==> flow/design.v <==
module master (
	input wire clk,
	input wire rst_n,
	input wire [4:0] paddr,
	input wire [31:0] pwdata,
	input wire pwrite_in,
	input wire pready,
	output reg psel,
	output reg penable,
	output reg pwrite,
	output reg [4:0] paddr_out,
	output reg [31:0] pwdata_out
);
reg [1:0] state, next_state;
localparam IDLE = 2'b00;
localparam SETUP = 2'b01;
localparam ACCESS = 2'b10;
localparam WAIT = 2'b11;
always @(posedge clk or negedge rst_n) begin
	if(!rst_n) begin
		state <= IDLE;
	end else begin
		state <= next_state;
	end
end
always @(*) begin
	case (state)
		IDLE: begin
			next_state <=  SETUP; 
		end
		SETUP: begin
			next_state <= ACCESS;
		end
		ACCESS: begin
			next_state <= (pready) ? IDLE : WAIT;
		end
		WAIT: begin
			next_state <= (pready) ? IDLE : WAIT;
		end
	endcase
end
always @(posedge clk or negedge rst_n) begin
	if(!rst_n) begin
		psel <= 1'b0;
		penable <= 1'b0;
		pwrite <= 1'b0;
		paddr_out = 5'h00;
		pwdata_out = 32'h00000000;
	end else begin
		case (state) 
			IDLE: begin
				psel <= 1'b0;
				penable <= 1'b0;
				pwrite <= 1'b0;
			end
			SETUP: begin
				psel <= 1'b1;
				pwrite <= pwrite_in;
			end
			ACCESS: begin
				penable <= 1'b1;
				if(!pready) begin
					paddr_out <= paddr;
					pwdata_out <= pwdata;
				end 
			end
			WAIT: begin	
				if(!pready) begin
					paddr_out <= paddr;
					pwdata_out <= pwdata;
				end
			end
		endcase
	end
end	
endmodule
module slave (
	input wire clk,
	input wire rst_n,
	input wire psel,
	input wire penable,
	input wire pwrite,
	input wire [4:0] paddr,
	input wire [31:0] pwdata,
	output reg pready,
	output reg [31:0] data
);
reg [1:0] state, next_state;
reg [31:0] memory[31:0];
integer i;
reg [2:0] slave_time;
localparam IDLE = 2'b00;
localparam SETUP = 2'b01;
localparam ACCESS = 2'b10;
always @(posedge clk or negedge rst_n) begin
	if(!rst_n) begin
		state <= IDLE;
	end else begin
		state <= next_state;
	end
end
always @(*) begin
	case (state) 
		IDLE: next_state <= (psel) ? SETUP : IDLE; 
		SETUP: next_state <= (psel && penable) ? ACCESS : SETUP;
		ACCESS: next_state <= IDLE;
		default: next_state <= IDLE;
	endcase
end
always @(posedge clk or negedge rst_n) begin
	if(!rst_n) begin
		pready <= 1'b0;
		data <= 32'h00000000;
		for(i = 0; i < 32; i = i + 1) begin
			memory[i] <= 32'h00000000;
		end
		slave_time <= 3'b000;
	end else begin
		if(state == ACCESS) begin
			if(slave_time == 3'b100) begin
				if(pwrite) begin
					memory[paddr] <= pwdata;
					pready <= 1'b1;
					data <= 32'h00000000;
				end else begin
					data <= memory[paddr];
					pready <= 1'b1;
				end
				slave_time <= 3'b000;
			end else begin
				slave_time <= slave_time + 1'b1;
			end
		end else begin
			pready <= 1'b0;
		end
	end
end
endmodule
module top(
	input wire clk,
	input wire rst_n,
	input wire [4:0] paddr,
	input wire [31:0] pwdata,
	input wire pwrite_in,
	output reg [31:0] data,
	output reg pready
);
wire psel, penable, pwrite, pready_internal;
wire [4:0] paddr_internal;
wire [31:0] pwdata_internal, data_out;
master ic1 (
	.clk(clk),
	.rst_n(rst_n),
	.paddr(paddr),
	.pwdata(pwdata),
	.pwrite_in(pwrite_in),
	.pready(pready_internal),
	.psel(psel),
	.penable(penable),
	.pwrite(pwrite),
	.paddr_out(paddr_internal),
	.pwdata_out(pwdata_internal)
);
slave ic2 (
	.clk(clk),
	.rst_n(rst_n),
	.psel(psel),
	.penable(penable),
	.pwrite(pwrite),
	.paddr(paddr_internal),
	.pwdata(pwdata_internal),
	.pready(pready_internal),
	.data(data_out)
);
always @(*) begin
	pready <= pready_internal;
	data <= data_out;
end
endmodule
* Reports on top *
What the tools print for top, step after step.
Line numbers count from 1 in the design file above.
The mark -- stands for no value.

set-up
  top = top
  clock port = clk
  cell library = sky130hd
  library corner = tt_025C_1v80

* Word level *
Counts by Yosys on the flattened word-level netlist (proc, flatten, opt, wreduce). Print and check cells are left out.

storage and ports
  register bits after elaboration = 1104
  output and inout bits = 33

cells by class
  reductions and logical operators = 42
  eq/ne operators = 39
  mux-type cells = 17
  add/subtract/negate cells = 1

operators by type and width
  cell                                                            count
  32-bit case mux with 32-bit select                              1
  4-bit AND reduction                                             32
  32-bit 2-to-1 mux                                               3
  5-bit equality test with constant B                             16
  5-bit by 4-bit equality test with 1-bit output with constant B  8
  5-bit by 3-bit equality test with 1-bit output with constant B  4
  5-bit by 2-bit equality test with 1-bit output with constant B  2
  5-bit 2-to-1 mux                                                2
  2-bit equality test with constant B                             3
  2-bit nonzero test                                              3
  2-bit case mux with 3-bit select                                1
  1-bit case mux with 2-bit select                                3
  5-bit by 1-bit equality test with 1-bit output with constant B  1
  5-bit zero test                                                 1
  2-bit by 1-bit equality test with 1-bit output with constant B  2
  2-bit inequality test with constant B                           2
  2-bit zero test                                                 2
  2-bit AND reduction                                             2
  2-bit case mux with 2-bit select                                1
  2-bit 2-to-1 mux                                                2
  3-bit by 1-bit adder with 3-bit output with constant B          1
  3-bit equality test with constant B                             1
  3-bit 2-to-1 mux                                                1
  1-bit 2-to-1 mux                                                3
  2-bit OR reduction                                              1
  1-bit logical AND                                               1

* Longest topological paths *
Longest topological path by Yosys (ltp), each cell counted once; first at word level (registers and memories cut), then after technology mapping (sequential cells cut; the memories' decode and read muxes count).

depth
  depth in word-level cells = 4
  ABC_AREA = 0
  gate-level depth with buffers = 10

* Mapped cells and area *
Source: synth_stat.txt of the flow (Yosys; design flattened, memories mapped). It holds for the ABC_AREA given above (unset counts as 0); a run with the other value may have another netlist.
The area totals of this step are shown rounded.

cells by type
  cell                        count  total area (um2)
  sky130_fd_sc_hd__dfrtp_1    1105   2.77E+04
  sky130_fd_sc_hd__mux2_2     960    1.08E+04
  sky130_fd_sc_hd__a22oi_1    263    1.97E+03
  sky130_fd_sc_hd__and3_1     159    994.704
  sky130_fd_sc_hd__nand2_1    197    739.459
  sky130_fd_sc_hd__buf_2      146    730.701
  sky130_fd_sc_hd__mux2_1     60     675.648
  sky130_fd_sc_hd__clkbuf_1   178    668.141
  sky130_fd_sc_hd__a2111oi_0  45     394.128
  sky130_fd_sc_hd__a221oi_1   45     394.128
  sky130_fd_sc_hd__nand3_1    73     365.35
  sky130_fd_sc_hd__nand4_1    51     319.056
  sky130_fd_sc_hd__nor3_2     28     280.269
  sky130_fd_sc_hd__o21ai_0    47     235.226
  sky130_fd_sc_hd__nand3b_1   27     202.694
  sky130_fd_sc_hd__nor4_1     31     193.936
  sky130_fd_sc_hd__a21oi_1    31     155.149
  sky130_fd_sc_hd__a22o_1     17     148.893

Not listed: further types 46, cells in them 234.

mapped netlist
  standard cells after synthesis = 3697
  mapped flip-flops = 1107
  synthesis area = 48600 um2
  sequential part of the area = 27700 um2

By module: a second synthesis without flattening, with its own total; a netlist apart from the flattened one above.

unflattened totals
  cells (unflattened synthesis) = 3566
  area (unflattened synthesis) = 48800 um2

Rows give one instance, submodules left out.

by module
  module  area (um2)  cells  times used
  slave   47100       3473   1
  master  1690        93     1
  top     0.0         0      1

* Timing after synthesis *
OpenSTA on the mapped netlist: ideal clock, no wires. The path of least setup slack (recovery checks aside). Input and output delay are each 20% of the period. Register names are those of the netlist, which keeps one name where synthesis merged equal registers.

timing path after synthesis
  path kind = reg-to-reg
  start = register ic2.slave_time[0]
  end = register ic2.memory[6][10]
  stages = 8
  setup slack = 2.831 ns
  path buffers = 2
  data arrival time = 2.045 ns
  period = 5.0 ns
  delay of the path = 2.170 ns
  period reached after synthesis = 2.169 ns

"delay of the path" = arrival - input delay + setup time.
"stages" counts driving pins, that of a launching flip-flop among them; a cell with two outputs on the path counts twice.
"period reached after synthesis" is the clock period less the worst setup slack; recovery checks do not enter. This is arithmetic on one report: input and output delays are still those of the set period (20% each).
Between the ends stands the longest chain of elaborated cells between them, by number of cells; it is not shown to be the way that was timed. Of several equally long chains one is given.
Each line given opens the expression or statement behind the cell; cells for indexed reads and writes are added by Yosys, which also makes memories of some case tables.
At most two assigning lines are given for a register; there are more.

between the ends, after synthesis
  cell sequence = sky130_fd_sc_hd__dfrtp_1 sky130_fd_sc_hd__inv_1 sky130_fd_sc_hd__ha_1 sky130_fd_sc_hd__nand4_1 sky130_fd_sc_hd__buf_2 sky130_fd_sc_hd__nor3_2 sky130_fd_sc_hd__buf_2 sky130_fd_sc_hd__mux2_2
  length of the longest elaborated chain = 2

ends and longest elaborated chain, after synthesis
  item                 line  text
  from (decl)          91    reg [2:0] slave_time;
  from (assign)        117   slave_time <= 3'b000;
  from (assign)        131   slave_time <= slave_time + 1'b1;
  3-bit equality test  120   if(slave_time == 3'b100) begin
  4-bit AND reduction  --
  to (assign)          115   memory[i] <= 32'h00000000;
  to (assign)          122   memory[paddr] <= pwdata;
  to (decl)            89    reg [31:0] memory[31:0];

* Timing after layout *
From the final timing report of stored run 1: the path of least setup slack in the routed layout; clock arrival at registers is part of the times.

timing path post-layout
  path kind = reg-to-reg
  start = register ic1.paddr_out[0]
  end = register ic2.memory[20][27]
  path buffers = 6
  stages = 10
  data arrival time = 3.17 ns
  setup slack = -0.08 ns
  period = 2.49 ns

Between the ends stands the longest chain of elaborated cells between them, by number of cells; it is not shown to be the way that was timed. Of several equally long chains one is given.
At most two assigning lines are given for a register; there are more.

between the ends, post-layout
  cell sequence = sky130_fd_sc_hd__dfrtp_2 sky130_fd_sc_hd__buf_8 sky130_fd_sc_hd__buf_8 sky130_fd_sc_hd__or3b_4 sky130_fd_sc_hd__buf_12 sky130_fd_sc_hd__buf_4 sky130_fd_sc_hd__nor3_4 sky130_fd_sc_hd__buf_6 sky130_fd_sc_hd__clkbuf_16 sky130_fd_sc_hd__mux2_2
  length of the longest elaborated chain = 2

ends and longest elaborated chain, post-layout
  item                 line  text
  from (decl)          11    output reg [4:0] paddr_out,
  from (assign)        63    paddr_out <= paddr;
  from (assign)        69    paddr_out <= paddr;
  5-bit equality test  122   memory[paddr] <= pwdata;
  4-bit AND reduction  --
  to (assign)          115   memory[i] <= 32'h00000000;
  to (assign)          122
  to (decl)            89    reg [31:0] memory[31:0];

## Implementation results

Below are 4 stored runs of the flow (Yosys, OpenROAD; platform sky130hd) on top, each with its settings and what was measured, unordered. Constraints: input delay and output delay 20% of the set period each, output load 0.01 pF.
"reached clock period" = clock period - worst setup slack. The figure is calculated, with input and output delays left at 20% of the set period.
"allowed time less slack (worst setup path)" is the time allowed to the run's worst setup path (the clock period less input and output delay, where it has them) less its slack. Clock arrival times count: a late capture clock shortens it, a late launch clock lengthens it.
"total design power" is the tool's figure for a default switching activity; nothing was simulated.
The measured numbers are rounded.
Among the settings, - means not set for that run.
Results: - = not shown.

name                                             stored run 1  stored run 2  stored run 3  stored run 4
ABC_AREA                                         0             1             0             0
CAP_MARGIN                                       20            20            20            20
CELL_PAD_IN_SITES_GLOBAL_PLACEMENT               1             -             -             -
CORE_ASPECT_RATIO                                1.03          1.51          0.89          0.89
CORE_UTILIZATION                                 31            46            40            40
CTS_CLUSTER_DIAMETER                             148           -             117           145
CTS_CLUSTER_SIZE                                 53            31            67            67
GPL_ROUTABILITY_DRIVEN                           1             -             -             -
MAX_ROUTING_LAYER                                met5          met4          met4          met4
MIN_ROUTING_LAYER                                met1          met2          met1          met1
PLACE_DENSITY                                    0.56          -             0.6           0.6
SLEW_MARGIN                                      25            5             20            20
period_ns                                        2.49          5.14          3.82          3.82
CORE_MARGIN                                      2             2             5             5
GPL_TIMING_DRIVEN                                -             0             0             0
PLACE_DENSITY_LB_ADDON                           -             0.24          -             -
SETUP_SLACK_MARGIN                               -             0.92          0.5           -
HOLD_SLACK_MARGIN                                -             -             -0.02         -0.02
total design power (mW)                          26.1          -             18.1          16.7
final worst hold slack (ns)                      0.272         -             0.413         0.421
utilization of the finished layout (%)           38.2          -             45.0          44.0
standard-cell area of the final layout (um2)     59500         -             54200         53100
synthesized cell area (um2)                      48600         -             48600         48600
reached clock period (ns)                        2.574         -             3.486         3.936
setup slack of the critical path (ns)            -0.084        -             0.334         -0.116
area of the die (um2)                            160000        -             129000        129000
allowed time less slack (worst setup path) (ns)  2.57          -             3.49          3.94
worst path kind                                  reg-to-reg    -             reg-to-reg    reg-to-reg

Stored run 2: unfinished; error GRT-0116 in routing
